==> flow/design.v <==
module i2c_master(dout,sda,scl,sda_drv,scl_drv,done,ack_err,busy,clk,rst,din,newd,addr,op);
input clk,rst,op,newd;
input [7:0] din;
input [6:0] addr;
output [7:0] dout;
input sda;
input scl;
output sda_drv;
output scl_drv;
output reg done, ack_err, busy;
parameter sys_freq = 40000000; 
parameter i2c_freq = 100000; 
parameter clk_count4 = sys_freq / i2c_freq;
parameter clk_count1 = clk_count4/4;
reg sda_t, scl_t, scl_en;
reg r_scl;
reg [1:0] pulse;
integer count1;
always @(posedge clk) begin
	if(rst) begin
		pulse <= 0;
		count1 <= 0;
	end
	else if(busy == 0) begin
		pulse <= 0;
		count1 <= 0;
	end
	else if(count1 == clk_count1-1) begin
		pulse <= 1;
		count1 <= count1+1;
	end
	else if(count1 == clk_count1*2-1) begin
		pulse <= 2;
		count1 <= count1+1;
	end
	else if(count1 == clk_count1*3-1) begin
		pulse <= 3;
		count1 <= count1+1;
	end
	else if(count1 == clk_count1*4-1) begin
		pulse <= 0;
		count1 <= 0;
	end
	else begin
		count1 <= count1 + 1;
	end
end
typedef enum logic [3:0]
		  {IDLE = 4'd0, 
		  START = 4'd1, 
		  WRITE_ADD = 4'd2, 
		  ACK_1 = 4'd3, 
		  WRITE_DATA = 4'd4, 
		  ACK_2 = 4'd5, 
		  STOP = 4'd6, 
		  MASTER_NACK = 4'd7,
		  READ_DATA = 4'd8} state_type;
state_type state;
reg [7:0] tx_data, rx_data;
reg [7:0] add;
reg sda_en, r_ack;
reg [3:0] bit_count;
always@(posedge clk) begin
	if(rst) begin
		state <= IDLE;
		bit_count <= 0;
		sda_t <= 0;
		scl_t <= 0;
		scl_en <= 1;
		tx_data <= 0;
		add <= 0;
		ack_err <= 0;
		busy <= 0;
		done <= 0;
		sda_en <= 0;
		r_ack <= 0;
		rx_data <= 0;
		r_scl <= 0;
	end
	else
		case(state) 
			IDLE: begin
				done <= 0;
				if(newd) begin
					state <= START;
					tx_data <= din;
					add <= {addr,op};
					busy <= 1;
					ack_err <= 0;
				end
				else begin
					state <= IDLE;
					tx_data <= 0;
					add <= 0;
					busy <= 0;
					ack_err <= 0;
				end
			end
			START: begin
				sda_en <= 1'b1;
				case(pulse)
					0: begin sda_t <= 1'b1; scl_t <= 1; end
					1: begin sda_t <= 1'b1; scl_t <= 1; end
					2: begin sda_t <= 1'b0; scl_t <= 1; end
					3: begin sda_t <= 1'b0; scl_t <= 1; end
				endcase
				if(count1 == clk_count1*4-1) begin
					sda_en <= 1;
					state <= WRITE_ADD;
					scl_t <= 0;
				end
				else begin
					state <= START;
				end
			end 
			WRITE_ADD: begin
				if(bit_count<=7) begin
					case(pulse) 
					0: begin scl_t <= 0; sda_t <= 1'b0; end
					1: begin scl_t <= 0; sda_t <= add[7-bit_count]; end
					2: begin scl_t <= 1;  end
					3: begin scl_t <= 1;  end
					endcase
					if(count1 == clk_count1*4-1) begin
						bit_count <= bit_count + 1;
						scl_t <= 0;
						state <= WRITE_ADD;
					end
					else begin
						state <= WRITE_ADD;
					end
				end
				else begin
					bit_count <= 0;
					state <= ACK_1;
					scl_t <= 0;
					sda_en <= 0;
				end
			end
			ACK_1: begin
				sda_en <= 0;
				case(pulse) 
					0: begin 
						scl_en <= 0;  
						if(count1 == 20)
							r_scl <= scl;
						else 	
							r_scl <= r_scl;
					end
					1: begin 
						scl_en <= 1;
						sda_t<= 1'b0; r_ack <= sda;
						scl_t <= (r_scl == 1'b1) ? 1'b0: 1'b0;
					end
					2: begin 
						scl_en <= 1;
						scl_t <= (r_scl == 1'b1) ? 1'b1: 1'b0;
					end
					3: begin 
						scl_en <= 1;
						scl_t <= (r_scl == 1'b1) ? 1'b1: 1'b0;
					end
				endcase
				if(count1 == clk_count1*4-1) begin
					if(r_scl == 1'b0) 
						state <= ACK_1;
					else if(r_ack == 0 && add[0] == 0) begin
						state <= WRITE_DATA;
						sda_en <= 1;
						scl_t <= 0;
						bit_count <= 0;
					end
					else if(r_ack == 0 && add[0] == 1) begin
						state <= READ_DATA;
						sda_en <= 0;
						scl_t <= 0;
						bit_count <= 0;
					end
					else begin
						state <= STOP;
						sda_en <= 1;
						ack_err <= 1;
					end
				end
				else begin
					state <= ACK_1;
				end
			end
			WRITE_DATA: begin
				sda_en <= 1'b1;
				if(bit_count <= 7) begin
					case(pulse) 
						0: begin scl_t <= 0; sda_t <= 1'b0; end
						1: begin scl_t <= 0; sda_t <= tx_data[7-bit_count]; end
						2: begin scl_t <= 1;  end
						3: begin scl_t <= 1;  end
					endcase
					if(count1 == clk_count1*4-1) begin
						bit_count <= bit_count + 1;
						state <= WRITE_DATA;
						scl_t <= 0;
					end
					else 
						state <= WRITE_DATA;
				end
				else begin
					state <= ACK_2;
					bit_count <= 0;
					sda_en <= 0;
				end
			end
			READ_DATA: begin
				sda_en <= 0;
				if(bit_count <= 7) begin
					case(pulse) 
						0: begin scl_t <= 0; sda_t <= 1'b0; end
						1: begin scl_t <= 0; sda_t <= 1'b0;end
						2: begin scl_t <= 1; rx_data <= (count1 == 200)?{rx_data[6:0],sda}: rx_data; end
						3: begin scl_t <= 1;  end
					endcase
					if(count1 == clk_count1*4-1) begin
						bit_count <= bit_count + 1;
						state <= READ_DATA;
						scl_t <= 0;
					end
					else 
						state <= READ_DATA;
				end
				else begin
					state <= MASTER_NACK;
					bit_count <= 0;
					sda_en <= 1;
				end
			end
			ACK_2: begin
				sda_en <= 0;
				case(pulse) 
					0: begin scl_t <= 0; sda_t <= 1'b0; end
					1: begin scl_t <= 0; sda_t <= 1'b0;end
					2: begin scl_t <= 1; sda_t<= 1'b0; r_ack <= 0; end
					3: begin scl_t <= 1;  end
				endcase
				if(count1 == clk_count1*4-1) begin
					scl_t <= 1;
					sda_t <= 0;
					if(r_ack == 0) begin
						state <= STOP;
						sda_en <= 1;
					end
					else begin
						state <= STOP;
						sda_en <= 1;
						ack_err <= 1;
					end
				end
				else begin
					state <= ACK_2;
				end
			end
			MASTER_NACK: begin
				sda_en <= 1;
				case(pulse) 
					0: begin scl_t <= 0; sda_t <= 1'b1; end
					1: begin scl_t <= 0; sda_t <= 1'b1; end
					2: begin scl_t <= 1; sda_t <= 1'b1; end
					3: begin scl_t <= 1; sda_t <= 1'b1; end
				endcase
				if(count1== clk_count1*4-1) begin
					scl_t <= 1;
					sda_t <= 0;
					state <= STOP;
				end
				else 
					state <= MASTER_NACK;
			end
			STOP: begin
				case(pulse) 
					0: begin scl_t <= 1; sda_t <= 1'b0; end
					1: begin scl_t <= 1; sda_t <= 1'b0; end
					2: begin scl_t <= 1; sda_t <= 1'b1; end
					3: begin scl_t <= 1; sda_t <= 1'b1; end
				endcase
				if(count1== clk_count1*4-1) begin
					state <= IDLE;
					done <= 1;
					busy <= 0;
					sda_en <= 1;
					scl_t <= 0;
				end
				else 
					state <= STOP;
			end
		endcase
end
assign sda_drv = (sda_en)?(sda_t==1'b0)?1'b0:1'b1:1'b1;
assign scl_drv = (scl_en==1'b1) ? scl_t : 1'b1;
assign dout = rx_data;
endmodule
module i2c_Slave(scl,sda,sda_drv,scl_drv,ack_err,clk,rst,stretch,done);
input scl,clk,rst,stretch;
input sda;
output sda_drv, scl_drv;
output reg done,ack_err;
reg sda_en,sda_t,scl_t,scl_en;
parameter sys_freq = 40000000;
parameter i2c_freq = 100000;  
parameter clk_count4 = sys_freq/i2c_freq;
parameter clk_count1 = clk_count4/4;
integer count1,i;
reg [1:0] pulse;
reg [7:0] mem[128];
reg busy;
reg [7:0] din,dout;
reg r_mem,w_mem;
reg [6:0] addr;
reg [7:0] r_addr;
always@(posedge clk) begin
	if(rst) begin
		for(i = 0;i<128;i=i+1) 
			mem[i] <= i;
		dout <= 8'b0;
	end
	else if(r_mem == 1'b1)
		dout <= mem[addr];
	else if(w_mem == 1'b1)
		mem[addr] <= din;
end
always@(posedge clk) begin
	if(rst) begin
		pulse <= 0;
		count1 <= 0;
	end
	else if(busy == 1'b0) begin
		pulse <= 2;
		count1 <= 202;
	end
	else if(count1 == clk_count1-1)begin
		pulse <= 1;
		count1 <= count1 + 1;
    end
	else if(count1 == clk_count1*2-1)begin
		pulse <= 2;
		count1 <= count1 + 1;
    end
	else if(count1 == clk_count1*3-1)begin
		pulse <= 3;
		count1 <= count1 + 1;
    end
	else if(count1 == clk_count1*4-1) begin
		pulse <= 0;
		count1 <= 0;
	end
	else begin
		count1 <= count1 + 1;
	end
end
typedef enum logic [3:0] {idle = 0, read_addr = 1, send_ack1 = 2, send_data = 3, master_ack = 4, read_data = 5, send_ack2 = 6, wait_p = 7, detect_stop = 8,wait_stretch = 9} state_type;
state_type state;
reg [3:0] bitcnt;
reg r_ack;
always@(posedge clk) begin
	if(rst) begin
		state <= idle;
		bitcnt <= 0;
		busy <= 0;
		din <= 8'd0;
		done <= 0;
		ack_err <= 0;
		sda_en <= 0;
		sda_t <= 0;
		r_mem <= 0;
		r_addr <= 0;
		addr <= 0;
		scl_t <= 0;
		scl_en <= 0;
		w_mem <= 0;
		r_ack <= 0;
	end
	else begin
		case(state) 
			idle: begin
				done <= 0;
				sda_en <= 1'b0;
				scl_en <= 0;
				if(sda == 1'b0 && scl == 1'b1) begin
					state <= wait_p;
					busy <= 1;
				end
				else 
					state <= idle;
			end
			wait_p: begin
				if(pulse == 2'b11 && count1 == 399) begin
					state <= read_addr;
				end
				else 
					state <= wait_p;
			end
			read_addr: begin
				sda_en <= 0;
				if(bitcnt <= 7) begin
					case(pulse)
						0: begin end
						1: begin end
						2: begin r_addr <= (count1==200)?{r_addr[6:0],sda}:r_addr; end
						3: begin end
					endcase
					if(count1 == clk_count1*4-1) begin
						bitcnt <= bitcnt + 1;
						state <= read_addr;
					end
					else 
						state <= read_addr;
			     end
					else begin
						if(stretch == 1'b1) begin
							state <= wait_stretch;
							bitcnt <= 0;
							scl_en <= 1;
							addr <= r_addr[7:1];
						end
						else begin
							state <= send_ack1;
							bitcnt <= 0;
							sda_en <= 1;
							scl_en <= 0;
							addr <= r_addr[7:1];
						end
					end
			end
			wait_stretch: begin
				case(pulse) 
					0: begin 
						scl_en <= 1;
						scl_t <= 0;
					end
					1: begin 
					   scl_en <= 1;
					   scl_t <= 0;
					 end
					2: begin scl_en <= 0;end
					3: begin end
				endcase
				if(count1 == clk_count1*4-1) begin
						if(stretch == 1'b1)
							state <= wait_stretch;
						else begin
							state <= send_ack1;
							scl_en <= 1'b0;
							sda_en <= 1'b1;
						end
					end
					else 
					   state <= wait_stretch;
			end
			send_ack1: begin
				sda_en <= 1;
				case(pulse)
					0: begin sda_t <= 0; scl_en <= 1; scl_t <= 1; end
					1: begin scl_en <= 0; end
					2: begin end
					3: begin end
				endcase
				if(count1 == clk_count1*4-1) begin
					if(r_addr[0] == 1'b0) begin
						state <= read_data;
						r_mem <= 1'b0;
					end
					else begin
						state <= send_data;
						r_mem <= 1'b1;
					end
				end
				else 
					state <= send_ack1;
			end
			send_data: begin
				sda_en <= 1;
				if(bitcnt <= 7) begin
					r_mem <= 0;
					case(pulse)
					0: begin end
					1: begin sda_t <= (count1==100)?dout[7-bitcnt] : sda_t; end
					2: begin end
					3: begin end
					endcase
					if(count1 == clk_count1*4-1) begin
						bitcnt<= bitcnt + 1;
						state <= send_data;
					end
					else begin
						state <= send_data;
					end
				end
				else begin
					state <= master_ack;
					bitcnt <= 0;
					sda_en <= 0;
				end
			end
			read_data: begin
				sda_en <= 0;
				if(bitcnt<= 7) begin
					case(pulse)
					0: begin end
					1: begin end
					2: begin din <=(count1==200)?{din[6:0],sda}:din; end
					3: begin end
					endcase
					if(count1 == clk_count1*4-1) begin
						state<= read_data;
						bitcnt <= bitcnt + 1;
					end
					else	
						state <= read_data;
				end
				else begin
					state <= send_ack2;
					bitcnt <= 0;
					sda_en <= 1;
					w_mem <= 1;
				end
			end
			send_ack2: begin
			sda_en <= 1;
				case(pulse)
					0: begin sda_t <= 0; end
					1: begin w_mem <= 0; end
					2: begin end
					3: begin end
				endcase
				if(count1 == clk_count1*4-1) begin
					state <= detect_stop;
					sda_en <= 0;
				end
				else 
					state <= send_ack2;
			end
			master_ack: begin
				case(pulse)
					0: begin end
					1: begin end
					2: begin r_ack <=(count1==200)?sda:r_ack; end
					3: begin end
				endcase
				if(count1 == clk_count1*4-1) begin
					if(r_ack == 1'b1) begin
						state <= detect_stop;
						sda_en <= 0;
						ack_err <= 1;
					end
					else begin
						state <= detect_stop;
						sda_en <= 0;
						ack_err <= 0;
					end
				end
				else 
					state <= master_ack;
			end
			detect_stop: begin
				sda_en <= 0;
				if(count1 == 399 && pulse == 2'b11) begin
					state <= idle;
					done <= 1;
					busy <= 0;
				end
				else 
					state <= detect_stop;
			end
			default: state <= idle;
		endcase
	end
end
assign sda_drv = (sda_en==1'b1)?sda_t:1'b1;
assign scl_drv = (scl_en == 1'b1) ? scl_t: 1'b1;
endmodule
`timescale 1ns / 1ps
module i2c_top(
input clk, rst, newd, op, stretch,
input [6:0] addr,
input [7:0] din,
output [7:0] dout,
output busy,ack_err,
output done,
output sda, scl
);
wire ack_errm, ack_errs;
wire sda_m, scl_m, sda_s, scl_s;
i2c_master master (dout,sda,scl,sda_m,scl_m,done,ack_errm,busy,clk,rst,din,newd,addr,op);
i2c_Slave slave (.clk(clk),.rst(rst),.stretch(stretch),.sda(sda),.scl(scl),.sda_drv(sda_s),.scl_drv(scl_s),.ack_err(ack_errs),.done() );
assign sda = sda_m & sda_s;
assign scl = scl_m & scl_s;
assign ack_err = ack_errs | ack_errm;
endmodule
# Step by step through the tools: i2c_top
# Tool output for the design above, in the order of the flow.
# Line numbers count from 1 in the design file above.
# The mark - stands for no value.
[inputs]
top = "i2c_top"
clock_port = "clk"
library = "sky130hd"
pvt_corner = "tt_025C_1v80"

# After elaboration
# Counts by Yosys on the flattened word-level netlist (proc, flatten, opt, wreduce; memories kept). Register bits leave out memories and registers merged into their read ports (data or address). Print and check cells are left out.
# Yosys's memory passes give these memory sizes; they may raise the number of words (mostly to a power of two), join words into wider ones and drop unused or constant bits.
[bits]
latchBits = 0
regBits = 149
rom_bits = 0
elab_cells = 350
output_inout_bits = 13
mem_count = 1
input_bits = 20
ram_bits = 1024
[memory_table]
columns = ["name", "size", "width", "line", "rtl"]
rows = [
  ["slave.mem", 128, 8, 311, "reg [7:0] mem[128];"],
]
[classes]
addsub = 6
div = 0
multipliers = 0
n_mux = 156
n_shift = 3
eq_ne = 73
logic = 9
compare = 2
reduce_and_logical = 65
[op_table]
columns = ["op", "count"]
rows = [
  ["32-bit 2-to-1 mux", 8],
  ["32-bit by 10-bit equality test with 1-bit output (second input constant)", 4],
  ["32-bit by 9-bit equality test with 1-bit output (second input constant)", 4],
  ["32-bit by 8-bit equality test with 1-bit output (second input constant)", 3],
  ["8-bit by 32-bit variable part select with 1-bit output", 3],
  ["4-bit 2-to-1 mux", 21],
  ["1-bit 2-to-1 mux", 77],
  ["32-bit by 2-bit adder with 32-bit output (second input constant)", 2],
  ["8-bit 2-to-1 mux", 6],
  ["4-bit case mux with 10-bit select", 1],
  ["2-bit by 1-bit != test with 1-bit output (second input constant)", 18],
  ["4-bit case mux with 9-bit select", 1],
  ["32-bit by 6-bit equality test with 1-bit output (second input constant)", 1],
  ["4-bit by 3-bit equality test with 1-bit output (second input constant)", 8],
  ["1-bit case mux with 2-bit select", 16],
  ["3-bit AND reduction", 9],
  ["2-bit != test (second input constant)", 12],
  ["2-bit OR reduction", 11],
  ["2-bit 2-to-1 mux", 11],
  ["7-bit 2-to-1 mux", 3],
  ["4-bit by 2-bit equality test with 1-bit output (second input constant)", 4],
  ["4-bit AND reduction", 4],
  ["4-bit nonzero test", 4],
  ["8-bit nonzero test", 2],
  ["1-bit case mux with 8-bit select", 2],
  ["3-bit OR reduction", 5],
  ["3-bit 2-to-1 mux", 5],
  ["2-bit nonzero test", 6],
]
# Not listed: further kinds 30, cells in them 63.

# Depth
# Depth = most cells in a row (Yosys ltp): at word level without a register or memory, in the mapped netlist without a sequential cell, where the memories' decode and read muxes count.
[logic_depth]
word_depth = 8
abc_area = 1
ltp_mapped = 18
ltp_nobuf = 15

# After synthesis
# Source: synth_stat.txt of the flow (Yosys; design flattened, memories mapped). It holds for the ABC_AREA given above (unset counts as 0); a run with the other value may have another netlist.
# The area totals of this step are shown rounded.
[by_type]
columns = ["type", "count"]
rows = [
  ["sky130_fd_sc_hd__edfxtp_1", 1024],
  ["sky130_fd_sc_hd__nand2_1", 3144],
  ["sky130_fd_sc_hd__dfxtp_1", 172],
  ["sky130_fd_sc_hd__nor2_1", 846],
  ["sky130_fd_sc_hd__a21oi_1", 234],
  ["sky130_fd_sc_hd__inv_1", 264],
  ["sky130_fd_sc_hd__buf_2", 162],
  ["sky130_fd_sc_hd__o21ai_0", 160],
  ["sky130_fd_sc_hd__clkbuf_1", 168],
  ["sky130_fd_sc_hd__nor2_2", 76],
  ["sky130_fd_sc_hd__inv_2", 117],
  ["sky130_fd_sc_hd__nand3_1", 87],
  ["sky130_fd_sc_hd__nor2_4", 25],
  ["sky130_fd_sc_hd__nor3_1", 56],
  ["sky130_fd_sc_hd__nand4_1", 42],
  ["sky130_fd_sc_hd__xor2_1", 19],
  ["sky130_fd_sc_hd__buf_4", 20],
  ["sky130_fd_sc_hd__nor3_2", 11],
]
# Not listed: further types 36, cells in them 135.
[synth_totals]
synth_area_um2 = 57200
buf_cells = 367
cells = 6762
seqArea_um2 = 34200
flip_flops = 1196

# Timing after synthesis
# Path of least setup slack by OpenSTA after synthesis, without wires, with an ideal clock, recovery checks aside; 20% of the period is set as input and as output delay. Where synthesis merged equal registers, the netlist keeps one of their names.
[synth_timing]
kind = "input to register"
startpoint = "input port rst"
endpoint = "memory slave.mem[22][0]"
path_slack_ps = 6429
launch_ps = 2000
required_ps = 9671
input_delay_ps = 2000
path_stages = 11
path_delay_ps = 1571
arrival_time_ps = 3242
period_ps = 10000
synth_period_reached_ps = 3571
# "path_delay_ps" is the arrival time less input delay plus setup time.
# "path_stages" counts driving pins, that of a launching flip-flop among them; a cell with two outputs on the path counts twice.
# "synth_period_reached_ps" = period - worst setup slack (recovery checks aside). The figure is calculated, with input and output delays left at 20% of the set period.
# Between the ends stands the longest chain of elaborated cells between them, by number of cells; it is not shown to be the way that was timed. Of several equally long chains one is given.
# Each line given opens the expression or statement behind the cell; cells for indexed reads and writes are added by Yosys, which also makes memories of some case tables.
# The path ends at the enable pin of a flip-flop; only ways to that pin are counted.
[synth_via]
cell_sequence = "sky130_fd_sc_hd__inv_2 -> sky130_fd_sc_hd__nand2_1 -> sky130_fd_sc_hd__nor2_1 -> sky130_fd_sc_hd__inv_2 -> sky130_fd_sc_hd__buf_2 -> sky130_fd_sc_hd__nor2_1 -> sky130_fd_sc_hd__inv_2 -> sky130_fd_sc_hd__buf_4 -> sky130_fd_sc_hd__nor2_1 -> sky130_fd_sc_hd__inv_2 -> sky130_fd_sc_hd__nand2_1"
elab_chain_cells = 1
cells_between = 3
lines_between = 1
cone_classes = "mux (3)"
[synth_lines]
columns = ["element", "line", "rtl"]
rows = [
  ["from (decl)", 580, "input clk, rst, newd, op, stretch,"],
  ["7-bit 2-to-1 mux", 318, "if(rst) begin"],
  ["to (decl)", 311, "reg [7:0] mem[128];"],
]

# Worst path after layout
# From the final timing report of run 1: the path of least setup slack in the routed layout; clock arrival at registers is part of the times.
# The path's times are printed in steps of 10 ps; the period is the one set.
[layout_timing]
kind = "register to output"
startpoint = "register slave.sda_en"
endpoint = "output port sda"
out_delay_ps = 2000
required_ps = 8000
path_stages = 5
launch_ps = 690
arrival_time_ps = 2400
path_slack_ps = 5600
period_ps = 10000
# Between the ends stands the longest chain of elaborated cells between them, by number of cells; it is not shown to be the way that was timed. Of several equally long chains one is given.
# A register here has more assigning lines than the two given.
[layout_via]
cell_sequence = "sky130_fd_sc_hd__dfxtp_1 -> sky130_fd_sc_hd__inv_1 -> sky130_fd_sc_hd__o22ai_1 -> sky130_fd_sc_hd__inv_1 -> sky130_fd_sc_hd__clkdlybuf4s50_1"
elab_chain_cells = 2
cells_between = 2
lines_between = 2
cone_classes = "mux (1); logic (1)"
[layout_lines]
columns = ["element", "line", "rtl"]
rows = [
  ["from (decl)", 304, "reg sda_en,sda_t,scl_t,scl_en;"],
  ["from (assign)", 369, "sda_en <= 0;"],
  ["from (assign)", 383, "sda_en <= 1'b0;"],
  ["1-bit 2-to-1 mux", 575, "assign sda_drv = (sda_en==1'b1)?sda_t:1'b1;"],
  ["1-bit bitwise AND", 592, "assign sda = sda_m & sda_s;"],
  ["to (decl)", 586, "output sda, scl"],
]

==> runs of i2c_top <==
Below are 2 stored runs of the flow (Yosys, OpenROAD; platform sky130hd) on i2c_top, each with its settings and what was measured, unordered. Constraints: input delay and output delay 20% of the set period each, output load 0.01 pF.
By "timing.achieved_period_ps" is meant the clock period of the run minus its worst setup slack. This is arithmetic on one report: input and output delays are still those of the set period (20% each).
By "worstPathTime_ps" is meant the share of the clock period that the worst setup path is allowed (20% is reserved at inputs, 20% at outputs), minus its slack. Clock arrival times at its registers enter into it.
"total_power_uw" rests on the timing tool's default activity at the inputs, not on a simulated workload.
"worstPathTime_ps" is given in steps of 10 ps.
Measured values are rounded.

# run 1
==> flow/run.sh <==
#!/bin/bash
# the make line also repeats the synthesis and layout settings of config.mk as NAME=value (left out here)
make -C /OpenROAD-flow-scripts/flow DESIGN_CONFIG=/design/flow/config.mk WORK_HOME=/design/flow/orfs CLKGATE_MAP_FILE= finish
==> flow/config.mk <==
export PLATFORM = sky130hd
export DESIGN_NAME = i2c_top
export DESIGN_NICKNAME = i2c_top
export VERILOG_FILES = /design/flow/design.v
export SDC_FILE = /design/flow/constraint.sdc
export NUM_CORES = 4
export LEC_CHECK = 0
export ABC_AREA = 1
export CAP_MARGIN = 20
export CORE_ASPECT_RATIO = 1.44
export CORE_MARGIN = 7
export CORE_UTILIZATION = 70
export GPL_ROUTABILITY_DRIVEN = 0
export MAX_ROUTING_LAYER = met4
export PLACE_DENSITY_LB_ADDON = 0.09
export SETUP_SLACK_MARGIN = 2.07
export SLEW_MARGIN = 20
==> flow/constraint.sdc <==
create_clock -name core_clock -period 10.0 [get_ports {clk}]
set_input_delay 2.0000 -clock core_clock [delete_from_list [all_inputs] [get_ports {clk}]]
set_output_delay 2.0000 -clock core_clock [all_outputs]
set_load 0.01 [all_outputs]

==> run 1: results <==
layout_stdcell_area_um2=61000
timing.achieved_period_ps=4396
total_negative_slack_ps=0
fin_hold_ws_ps=449
total_die_area_um2=90100
utilization_pct=75.4
ws_setup_ps=5600
worstPathTime_ps=2400
path_kind="register to output"
total_power_uw=10100
post_synth_area_um2=57200

# run 2
==> flow/run.sh <==
#!/bin/bash
# the make line also repeats the synthesis and layout settings of config.mk as NAME=value (left out here)
make -C /OpenROAD-flow-scripts/flow DESIGN_CONFIG=/design/flow/config.mk WORK_HOME=/design/flow/orfs CLKGATE_MAP_FILE= finish
==> flow/config.mk <==
export PLATFORM = sky130hd
export DESIGN_NAME = i2c_top
export DESIGN_NICKNAME = i2c_top
export VERILOG_FILES = /design/flow/design.v
export SDC_FILE = /design/flow/constraint.sdc
export NUM_CORES = 4
export LEC_CHECK = 0
export ABC_AREA = 1
export CAP_MARGIN = 20
export CORE_ASPECT_RATIO = 1.44
export CORE_MARGIN = 2
export CORE_UTILIZATION = 40
export HOLD_SLACK_MARGIN = 0.18
export MAX_ROUTING_LAYER = met4
export SETUP_SLACK_MARGIN = 2.07
export SLEW_MARGIN = 20
==> flow/constraint.sdc <==
create_clock -name core_clock -period 10.0 [get_ports {clk}]
set_input_delay 2.0000 -clock core_clock [delete_from_list [all_inputs] [get_ports {clk}]]
set_output_delay 2.0000 -clock core_clock [all_outputs]
set_load 0.01 [all_outputs]

==> run 2: results <==
layout_stdcell_area_um2=62200
timing.achieved_period_ps=4780
total_negative_slack_ps=0
fin_hold_ws_ps=460
total_die_area_um2=146000
utilization_pct=43.8
ws_setup_ps=5220
worstPathTime_ps=4780
path_kind="register to register"
total_power_uw=10300
post_synth_area_um2=57200
